==> flow/design.v <==
module PE(
    rst_n,
    in_valid,
    clk,
    up_in,
    left_in,
    right_out,
    down_out,
    result_out
);
input clk;
input rst_n;
input [7:0] up_in, left_in;
input in_valid;
output reg [7:0] right_out, down_out;
output reg [31:0] result_out;
always @(posedge clk or negedge rst_n) begin
    if(!rst_n) begin
        result_out <= 0;
        right_out <= 0;
        down_out <= 0;
    end
    else if(in_valid) begin
        result_out <= 0;
        right_out <= 0;
        down_out <= 0;
    end
    else begin
        result_out <= result_out + up_in * left_in;
        right_out <= left_in;
        down_out <= up_in;
    end
end
endmodule
module buffer (
    input clk,
    input rst_n,
    input in_valid,
    input [31:0] data_in,
    output reg [31:0] data_out
);
reg [7:0] r1_temp1;
reg [7:0] r2_temp1, r2_temp2;
reg [7:0] r3_temp1, r3_temp2, r3_temp3;
always @(posedge clk or negedge rst_n) begin
    if (!rst_n) begin
        data_out <= 32'b0;
        r1_temp1 <= 8'b0;
        r2_temp1 <= 8'b0;
        r2_temp2 <= 8'b0;
        r3_temp1 <= 8'b0;
        r3_temp2 <= 8'b0;
        r3_temp3 <= 8'b0;
    end 
    else if(in_valid) begin
        data_out <= 32'b0;
        r1_temp1 <= 8'b0;
        r2_temp1 <= 8'b0;
        r2_temp2 <= 8'b0;
        r3_temp1 <= 8'b0;
        r3_temp2 <= 8'b0;
        r3_temp3 <= 8'b0;
    end
    else begin
        r1_temp1 <= data_in[23:16];
        r2_temp1 <= r2_temp2;
        r2_temp2 <= data_in[15:8];
        r3_temp1 <= r3_temp2;
        r3_temp2 <= r3_temp3;
        r3_temp3 <= data_in[7:0];
        data_out <= {data_in[31:24], r1_temp1, r2_temp1, r3_temp1};
    end
end 
endmodule
module systolic_array(
    rst_n,
    in_valid,
    clk,
    in_a,
    in_b,
    out_c_r1,
    out_c_r2,
    out_c_r3,
    out_c_r4
);
input rst_n;
input in_valid;
input clk;
input [31:0] in_a;
input [31:0] in_b;
output [127:0] out_c_r1; 
output [127:0] out_c_r2;
output [127:0] out_c_r3;
output [127:0] out_c_r4;
wire [7:0] vertical_wire[4:0][3:0]; 
wire [7:0] horizontal_wire[3:0][4:0];  
wire [31:0] c_wire[3:0][3:0]; 
assign vertical_wire[0][0] = in_b[31:24];  
assign vertical_wire[0][1] = in_b[23:16];  
assign vertical_wire[0][2] = in_b[15:8];  
assign vertical_wire[0][3] = in_b[7:0];   
assign horizontal_wire[0][0] = in_a[31:24];  
assign horizontal_wire[1][0] = in_a[23:16];  
assign horizontal_wire[2][0] = in_a[15:8];   
assign horizontal_wire[3][0] = in_a[7:0];    
genvar i,j;
generate
    for(i=0;i<4;i=i+1) begin:ROW
        for(j=0;j<4;j=j+1) begin:COL
            PE pe(
                .rst_n(rst_n),
                .in_valid(in_valid),
                .clk(clk),
                .up_in(vertical_wire[i][j]),
                .left_in(horizontal_wire[i][j]),
                .right_out(horizontal_wire[i][j+1]),
                .down_out(vertical_wire[i+1][j]),
                .result_out(c_wire[i][j])
            );
        end
    end
endgenerate
assign out_c_r1 = {c_wire[0][0], c_wire[0][1], c_wire[0][2], c_wire[0][3]};
assign out_c_r2 = {c_wire[1][0], c_wire[1][1], c_wire[1][2], c_wire[1][3]};
assign out_c_r3 = {c_wire[2][0], c_wire[2][1], c_wire[2][2], c_wire[2][3]};
assign out_c_r4 = {c_wire[3][0], c_wire[3][1], c_wire[3][2], c_wire[3][3]};
endmodule
module TPU(
    clk,
    rst_n,
    in_valid,
    K,
    M,
    N,
    busy,
    A_wr_en,
    A_index,
    A_data_in,
    A_data_out,
    B_wr_en,
    B_index,
    B_data_in,
    B_data_out,
    C_wr_en,
    C_index,
    C_data_in,
    C_data_out
);
input clk;
input rst_n;
input            in_valid;
input [7:0]      K;
input [7:0]      M;
input [7:0]      N;
output reg       busy;
output reg          A_wr_en;
output reg [15:0]   A_index;
output     [31:0]   A_data_in;
input  [31:0]       A_data_out;
output reg          B_wr_en;
output reg [15:0]   B_index;
output     [31:0]   B_data_in;
input  [31:0]       B_data_out;
output reg          C_wr_en;
output reg [15:0]   C_index;
output reg [127:0]  C_data_in;
input  [127:0]      C_data_out;
assign A_data_in = 32'd0;
assign B_data_in = 32'd0;
reg [31:0] A_buffer_in, B_buffer_in;
reg [31:0] A_buffer_out, B_buffer_out;
wire [127:0] c_out[3:0];
buffer weight_buffer_A (
    .clk(clk),
    .rst_n(rst_n),
    .in_valid(in_valid),
    .data_in(A_buffer_in),
    .data_out(A_buffer_out)
);
buffer input_buffer_B (
    .clk(clk),
    .rst_n(rst_n),
    .in_valid(in_valid),
    .data_in(B_buffer_in),
    .data_out(B_buffer_out)
);
reg sa_valid;
systolic_array SA (
    .rst_n(rst_n),
    .in_valid(sa_valid),
    .clk(clk),
    .in_a(A_buffer_out),
    .in_b(B_buffer_out),
    .out_c_r1(c_out[0]),
    .out_c_r2(c_out[1]),
    .out_c_r3(c_out[2]),
    .out_c_r4(c_out[3])
);
reg [7:0] M_reg, N_reg, K_reg;
reg [7:0] tile_m, tile_n, tile_k;
reg [7:0] max_tile_m, max_tile_n, max_tile_k;
wire [127:0] c_row0 = c_out[0];
wire [127:0] c_row1 = c_out[1];
wire [127:0] c_row2 = c_out[2];
wire [127:0] c_row3 = c_out[3];
integer i, j;
localparam IDLE = 3'd0;
localparam LOAD = 3'd1;
localparam CALC = 3'd2;
localparam WRITEBACK = 3'd3;
localparam DONE = 3'd4;
reg [3:0] state, next_state;
reg [7:0] load_cnt, calc_cnt, wb_cnt;
reg [15:0] A_addr, B_addr, C_addr;
always @(*) begin
    if(tile_k == max_tile_k - 1) begin
        if(tile_k * 4 + load_cnt > K_reg) begin
            A_addr = (((tile_m * K_reg) + K_reg)) ;
            B_addr = (((tile_n * K_reg) + K_reg));
        end
        else begin
            A_addr = (((tile_m * K_reg) + (tile_k * 4))) + load_cnt;
            B_addr = (((tile_n * K_reg) + (tile_k * 4))) + load_cnt;
        end
    end
    else begin
        A_addr = (((tile_m * K_reg) + (tile_k * 4))) + load_cnt;
        B_addr = (((tile_n * K_reg) + (tile_k * 4))) + load_cnt;
    end
    C_addr = ((tile_n * M_reg) + (tile_m * 4)) + wb_cnt;
end
reg [15:0] next_tile_m, next_tile_n;
always @(*) begin
    if(tile_n < max_tile_n - 1) begin
        next_tile_n = tile_n + 1;
        next_tile_m = tile_m;
    end
    else begin
        next_tile_n = 0;
        if(tile_m < max_tile_m - 1) begin
            next_tile_m = tile_m + 1;
        end
        else begin
            next_tile_m = 0;
        end
    end
end
always @(posedge clk or negedge rst_n) begin
    if(!rst_n) begin
        M_reg <= 0;
        N_reg <= 0;
        K_reg <= 0;
        max_tile_m <= 0;
        max_tile_n <= 0; 
        max_tile_k <= 0;
        tile_k <= 0;
    end
    else if(in_valid) begin
        M_reg <= M;
        N_reg <= N;
        K_reg <= K;
        max_tile_m <= (M + 3) >> 2;  
        max_tile_n <= (N + 3) >> 2; 
        max_tile_k <= (K + 3) >> 2; 
        tile_k <= 0;
    end
end
always @(*) begin
    case(state)
        IDLE: begin
            if(in_valid)
                next_state = LOAD;
            else
                next_state = IDLE;
        end
        LOAD: begin
            if(load_cnt > K_reg || tile_k * 4 + load_cnt > K_reg) 
                next_state = CALC;
            else
                next_state = LOAD;
        end
        CALC: begin
            if(calc_cnt == 7)
                next_state = WRITEBACK;    
            else
                next_state = CALC;
        end
        WRITEBACK: begin
            if(wb_cnt > 3 || tile_m * 4 + wb_cnt >= M_reg) begin
                if(tile_n < max_tile_n - 1 || tile_m < max_tile_m - 1)
                    next_state = LOAD;
                else
                    next_state = DONE;
            end
            else
                next_state = WRITEBACK;
        end
        DONE: begin
            next_state = IDLE;
        end
        default: next_state = IDLE;
    endcase
end
always @(posedge clk or negedge rst_n) begin
    if(!rst_n) begin
        busy <= 0;
        A_wr_en <= 0;
        B_wr_en <= 0;
        C_wr_en <= 0;
        A_index <= 0;
        B_index <= 0;
        C_index <= 0;
        load_cnt <= 0;
        calc_cnt <= 0;
        wb_cnt <= 0;
        sa_valid <= 0;
        tile_m <= 0;
        tile_n <= 0;
        state <= IDLE;
    end
    else begin
        state <= next_state;
        case(state)
            IDLE: begin
                if(in_valid) begin
                    busy <= 1;
                    load_cnt <= 0;
                    calc_cnt <= 0;
                    wb_cnt <= 0;
                    sa_valid <= 1;
                end
                else begin
                    busy <= 0;
                end
                A_buffer_in <= 0;
                B_buffer_in <= 0;
                C_wr_en <= 0;
            end
            LOAD: begin
                A_index <= A_addr;
                B_index <= B_addr;
                sa_valid <= 0;
                if(tile_k * 4 + load_cnt > K_reg) begin
                    A_buffer_in <= 0; 
                    B_buffer_in <= 0;
                end
                else if(load_cnt == 0) begin
                    A_buffer_in <= 0; 
                    B_buffer_in <= 0;
                end
                else begin
                    A_buffer_in <= A_data_out;
                    B_buffer_in <= B_data_out;
                end
                if(load_cnt > K_reg) begin
                    load_cnt <= 0;
                end
                else begin
                    load_cnt <= load_cnt + 1;
                end
            end
            CALC: begin
                A_buffer_in <= 0;
                B_buffer_in <= 0;
                if(calc_cnt == 7) begin
                    calc_cnt <= 0;
                end
                else begin
                    calc_cnt <= calc_cnt + 1;
                end
            end
            WRITEBACK: begin
                if(wb_cnt <= 3 && tile_m * 4 + wb_cnt < M_reg) begin
                    C_wr_en <= 1;
                    C_index <= C_addr;
                    C_data_in <= c_out[wb_cnt];
                    wb_cnt <= wb_cnt + 1;
                end
                else begin
                    C_wr_en <= 0;
                    sa_valid <= 1;
                    tile_m <= next_tile_m;
                    tile_n <= next_tile_n;
                    wb_cnt <= 0;
                end
            end
            DONE: begin
                busy <= 0;
                C_wr_en <= 0;
            end
        endcase
        if(in_valid) begin
            tile_m <= 0;
            tile_n <= 0;
        end
    end
end
endmodule
# ---- Tool chain data of TPU
# What the tools print for TPU, step after step.
# Lines are those of the file above, counted from 1.
# Library cell names are shortened.
# Not given: --
dict set report design {
  top_module {TPU}
  clk_port {clk}
  cell_library {sky130hd}
  lib_corner {tt_025C_1v80}
}

# ---- After elaboration
# Yosys after proc, flatten, opt, wreduce and memory -nomap, before mapping. Print and check cells are not counted.
dict set report word_totals {
  output_inout_bits 244
  inputBits 219
  reg_bits 1190
}
dict set report classes {
  eq_ne 12
  cmp 8
  reduce_and_logical 27
  muxes 94
  n_mul 21
  add_sub_neg 34
}
# operator count
set ops {}
lappend ops {{8-bit by 8-bit multiplier with 16-bit output} 21}
lappend ops {{32-bit two-way mux} 22}
lappend ops {{32-bit by 16-bit adder with 32-bit output} 16}
lappend ops {{128-bit case mux with 4-bit select} 1}
lappend ops {{8-bit two-way mux} 49}
lappend ops {{32-bit case mux with 2-bit select} 2}
lappend ops {{16-bit by 8-bit adder with 16-bit output} 5}
lappend ops {{8-bit by 32-bit < comparator with 1-bit output} 2}
lappend ops {{16-bit two-way mux} 4}
lappend ops {{8-bit case mux with 2-bit select} 3}
lappend ops {{8-bit by 1-bit adder with 8-bit output with constant B} 5}
lappend ops {{32-bit by 8-bit greater-or-equal comparator with 1-bit output} 1}
lappend ops {{32-bit logical NOT} 1}
lappend ops {{8-bit by 1-bit subtractor with 9-bit output with constant B} 3}
lappend ops {{8-bit by 2-bit adder with 9-bit output with constant B} 3}
lappend ops {{16-bit by 10-bit adder with 16-bit output} 1}
lappend ops {{8-bit > comparator} 2}
lappend ops {{2-bit nonzero test} 7}
lappend ops {{2-bit AND reduction} 6}
lappend ops {{3-bit case mux with 4-bit select} 1}
lappend ops {{10-bit by 8-bit adder with 11-bit output} 1}
lappend ops {{11-bit by 8-bit < comparator with 1-bit output} 1}
lappend ops {{3-bit AND reduction} 3}
lappend ops {{2-bit != test with constant B} 4}
lappend ops {{8-bit by 2-bit > comparator with 1-bit output with constant B} 1}
lappend ops {{8-bit by 2-bit <= comparator with 1-bit output with constant B} 1}
lappend ops {{8-bit by 3-bit == test with 1-bit output with constant B} 1}
lappend ops {{8-bit logical NOT} 1}
# Other operator kinds: 16; their cells: 28.

# ---- Depth
# Yosys ltp: most cells in a row. Word level: on the elaborated netlist, between registers, memories and ports. Mapped: between sequential cells and ports; inverters and the memories' decode and read muxes count.
dict set report depth {
  ltp_word 7
  ABC_AREA 0
  ltp_mapped 22
}

# ---- Netlist
# Source: synth_stat.txt of the flow (Yosys; design flattened, memories mapped). It holds for the ABC_AREA given above (unset counts as 0); a run with the other value may have another netlist.
# The area totals of this step are shown rounded.
dict set report synth_totals {
  ff_cells 1189
  mapped_area_um2 99000
  seqArea_um2 30720
  n_buf 364
  stdcells 10235
}
# cell_type count area_total_um2
set types {}
lappend types {dfrtp_1 996 2.49E+04}
lappend types {fa_1 986 1.97E+04}
lappend types {ha_1 851 1.06E+04}
lappend types {inv_1 2026 7.6E+03}
lappend types {edfxtp_1 192 5765.53}
lappend types {and2_1 720 4504.32}
lappend types {nand2_1 813 3.05E+03}
lappend types {nor2b_1 483 3.02E+03}
lappend types {nor2_1 558 2.09E+03}
lappend types {xnor2_1 211 1.85E+03}
lappend types {a21oi_1 297 1.49E+03}
lappend types {xor2_1 162 1.42E+03}
lappend types {mux2i_1 140 1.4E+03}
lappend types {a222oi_1 128 1.28E+03}
lappend types {o21ai_0 255 1.28E+03}
lappend types {clkbuf_1 277 1.04E+03}
lappend types {a21o_1 103 773.242}
lappend types {nand3_1 136 680.653}
# Not listed: further types 63, cells in them 901.
# By module: a second synthesis without flattening, with its own total; a netlist apart from the flattened one above.
dict set report unflattened {
  cells_unflattened 10756
  hier_area_um2 104700
}
# Each row is one instance without its submodules.
# module mod_area_um2 n_inst n_cells
set modules {}
lappend modules {PE 4594 16 489}
lappend modules {TPU 26140 1 2596}
lappend modules {buffer 2542 2 168}
lappend modules {systolic_array 0.0 1 0}

# ---- Worst setup path after synthesis
# Path of least setup slack by OpenSTA after synthesis, without wires, with an ideal clock, recovery checks aside; 20% of the period is set as input and as output delay. Where synthesis merged equal registers, the netlist keeps one of their names.
dict set report synth_path {
  kind {register to register}
  startpoint {register tile_m[0]}
  endpoint {register C_data_in[0]}
  setup_slack_ps -2262
  n_path_buf 1
  launch_ps 0
  required_time_ps 5883
  setup_time_ps 617
  arrival_time_ps 8145
  period_ps 6500
  path_stages 12
  delay_ps 8762
  period_less_setup_slack_ps 8762
}
# "delay_ps" is the arrival time less input delay plus setup time.
# "path_stages": output pins that drive a net of the path, with the launching flip-flop's if there is one; two outputs of one cell count as two.
# "period_less_setup_slack_ps" = period - worst setup slack (recovery checks aside). The figure is calculated, with input and output delays left at 20% of the set period.
# The rows between start and end are the longest chain of elaborated cells between them; the timing report does not say that the signal goes this way. Where chains are equally long, one stands for them.
# A line is the first line of the expression or statement that the cell stems from. Yosys adds cells for indexed reads and writes and turns some case tables into memories.
# A register here has more assigning lines than the two given.
dict set report synth_via {
  path_cell_list {dfrtp_1 ha_1 fa_1 xor2_1 ha_1 a21o_1 a211o_1 o221ai_1 and2_1 nand3_1 clkbuf_1 nor2_1}
  elab_chain_cells 4
  cone_cells 4
}
# item line_no
set synth_lines {}
lappend synth_lines {{start, declared} 200} ;# reg [7:0] tile_m, tile_n, tile_k;
lappend synth_lines {{start, assigned} 317} ;# tile_m <= 0;
lappend synth_lines {{start, assigned} 382} ;# tile_m <= next_tile_m;
lappend synth_lines {{10-bit by 8-bit adder with 11-bit output} 373} ;# if(wb_cnt <= 3 && tile_m * 4 + wb_cnt < M_reg) begin
lappend synth_lines {{11-bit by 8-bit < comparator with 1-bit output} 373}
lappend synth_lines {{1-bit logical AND} 373}
lappend synth_lines {{3-bit AND reduction} --}
lappend synth_lines {{end, assigned} 376} ;# C_data_in <= c_out[wb_cnt];
lappend synth_lines {{end, declared} 166} ;# output reg [127:0]  C_data_in;

# ---- Worst path after layout
# Path of least setup slack in the final report of flow run A (OpenROAD, finished layout, wires in). Where an end is a register, its clock arrival counts in the times.
# The path's times are printed in steps of 10 ps; the period is the one set.
dict set report layout_path {
  kind {register to register}
  startpoint {register tile_n[2]}
  endpoint {register C_index[15]}
  launch_ps 820
  setup_time_ps 130
  setup_slack_ps 1360
  period_ps 6500
  required_time_ps 7190
  n_path_buf 1
  path_stages 21
  arrival_time_ps 5830
}
# The rows between start and end are the longest chain of elaborated cells between them; the timing report does not say that the signal goes this way. Where chains are equally long, one stands for them.
# A register here has more assigning lines than the two given.
dict set report layout_via {
  path_cell_list {dfrtp_2 buf_8 and2_1 fa_1 fa_1 inv_2 fa_1 inv_1 fa_1 inv_1 fa_1 inv_2 ha_4 o21a_1 o31a_1 o211a_1 o21a_1 o21a_1 o41ai_2 xnor2_1 o21ai_1}
  elab_chain_cells 3
  cone_cells 3
  lines_between 1
}
# item line_no
set layout_lines {}
lappend layout_lines {{start, declared} 200} ;# reg [7:0] tile_m, tile_n, tile_k;
lappend layout_lines {{start, assigned} 318} ;# tile_n <= 0;
lappend layout_lines {{start, assigned} 383} ;# tile_n <= next_tile_n;
lappend layout_lines {{8-bit by 8-bit multiplier with 16-bit output} 230} ;# C_addr = ((tile_n * M_reg) + (tile_m * 4)) + wb_cnt;
lappend layout_lines {{16-bit by 10-bit adder with 16-bit output} 230}
lappend layout_lines {{16-bit by 8-bit adder with 16-bit output} 230}
lappend layout_lines {{end, assigned} 312} ;# C_index <= 0;
lappend layout_lines {{end, assigned} 375} ;# C_index <= C_addr;
lappend layout_lines {{end, declared} 165} ;# output reg [15:0]   C_index;

Data sheet: physical implementation of TPU

Below are 3 stored runs of the flow (Yosys, OpenROAD; platform sky130hd) on TPU, each with its settings and what was measured, unordered. Constraints: input delay and output delay 20% of the set period each, output load 0.01 pF.
"achieved_period_ps" means the clock period less the worst setup slack. The figure is calculated, with input and output delays left at 20% of the set period.
"worst_path_ps" is the time allowed to the run's worst setup path (the clock period less input and output delay, where it has them) less its slack. Clock arrival times count: a late capture clock shortens it, a late launch clock lengthens it.
"power_total_uw" rests on the timing tool's default activity at the inputs, not on a simulated workload.
"worst_path_ps" is given in steps of 10 ps.
Measured values are rounded.

# flow run A
==> flow/run.sh <==
#!/bin/bash
# the make line also repeats the synthesis and layout settings of config.mk as NAME=value (left out here)
make -C /OpenROAD-flow-scripts/flow DESIGN_CONFIG=/design/flow/config.mk WORK_HOME=/design/flow/orfs CLKGATE_MAP_FILE= finish
==> flow/config.mk <==
export PLATFORM = sky130hd
export DESIGN_NAME = TPU
export DESIGN_NICKNAME = TPU
export VERILOG_FILES = /design/flow/design.v
export SDC_FILE = /design/flow/constraint.sdc
export NUM_CORES = 4
export LEC_CHECK = 0
export CAP_MARGIN = 20
export CELL_PAD_IN_SITES_GLOBAL_PLACEMENT = 3
export CORE_MARGIN = 2
export CORE_UTILIZATION = 40
export CTS_CLUSTER_SIZE = 25
export SETUP_SLACK_MARGIN = 1.47
export SLEW_MARGIN = 20
==> flow/constraint.sdc <==
create_clock -name core_clock -period 6.5 [get_ports {clk}]
set_input_delay 1.3000 -clock core_clock [delete_from_list [all_inputs] [get_ports {clk}]]
set_output_delay 1.3000 -clock core_clock [all_outputs]
set_load 0.01 [all_outputs]

==> flow run A: results <==
ys_area_um2=99000
die_area_um2=251500
utilization_pct=46.5
worstSetupSlack_ps=1358
fin_tns_ps=0
power_total_uw=29910
achieved_period_ps=5142
worst_path_ps=5140
worstPathKind="register to register"

# flow run B
==> flow/run.sh <==
#!/bin/bash
# the make line also repeats the synthesis and layout settings of config.mk as NAME=value (left out here)
make -C /OpenROAD-flow-scripts/flow DESIGN_CONFIG=/design/flow/config.mk WORK_HOME=/design/flow/orfs CLKGATE_MAP_FILE= finish
==> flow/config.mk <==
export PLATFORM = sky130hd
export DESIGN_NAME = TPU
export DESIGN_NICKNAME = TPU
export VERILOG_FILES = /design/flow/design.v
export SDC_FILE = /design/flow/constraint.sdc
export NUM_CORES = 4
export LEC_CHECK = 0
export ABC_AREA = 1
export CAP_MARGIN = 0
export CELL_PAD_IN_SITES_GLOBAL_PLACEMENT = 2
export CORE_MARGIN = 2
export CORE_UTILIZATION = 22
export CTS_CLUSTER_DIAMETER = 85
export GPL_TIMING_DRIVEN = 1
export SETUP_SLACK_MARGIN = 0.65
export SLEW_MARGIN = 20
==> flow/constraint.sdc <==
create_clock -name core_clock -period 4.08 [get_ports {clk}]
set_input_delay 0.8160 -clock core_clock [delete_from_list [all_inputs] [get_ports {clk}]]
set_output_delay 0.8160 -clock core_clock [all_outputs]
set_load 0.01 [all_outputs]

==> flow run B: results <==
ys_area_um2=105800
die_area_um2=486400
utilization_pct=31.0
worstSetupSlack_ps=-325
fin_tns_ps=-12090
power_total_uw=65490
achieved_period_ps=4405
worst_path_ps=4410
worstPathKind="register to register"

# flow run C
==> flow/run.sh <==
#!/bin/bash
# the make line also repeats the synthesis and layout settings of config.mk as NAME=value (left out here)
make -C /OpenROAD-flow-scripts/flow DESIGN_CONFIG=/design/flow/config.mk WORK_HOME=/design/flow/orfs CLKGATE_MAP_FILE= finish
==> flow/config.mk <==
export PLATFORM = sky130hd
export DESIGN_NAME = TPU
export DESIGN_NICKNAME = TPU
export VERILOG_FILES = /design/flow/design.v
export SDC_FILE = /design/flow/constraint.sdc
export NUM_CORES = 4
export LEC_CHECK = 0
export ABC_AREA = 1
export CAP_MARGIN = 30
export CELL_PAD_IN_SITES_GLOBAL_PLACEMENT = 3
export CORE_ASPECT_RATIO = 1.11
export CORE_MARGIN = 3
export CORE_UTILIZATION = 40
export CTS_CLUSTER_DIAMETER = 52
export CTS_CLUSTER_SIZE = 48
export HOLD_SLACK_MARGIN = 0.24
export MAX_ROUTING_LAYER = met4
export PLACE_DENSITY_LB_ADDON = 0.25
export SETUP_SLACK_MARGIN = 0.7
export SLEW_MARGIN = 20
export TNS_END_PERCENT = 10
==> flow/constraint.sdc <==
create_clock -name core_clock -period 6.5 [get_ports {clk}]
set_input_delay 1.3000 -clock core_clock [delete_from_list [all_inputs] [get_ports {clk}]]
set_output_delay 1.3000 -clock core_clock [all_outputs]
set_load 0.01 [all_outputs]

==> flow run C: results <==
ys_area_um2=105800
die_area_um2=270700
utilization_pct=44.9
worstSetupSlack_ps=1315
fin_tns_ps=0
power_total_uw=32970
achieved_period_ps=5185
worst_path_ps=5180
worstPathKind="register to register"
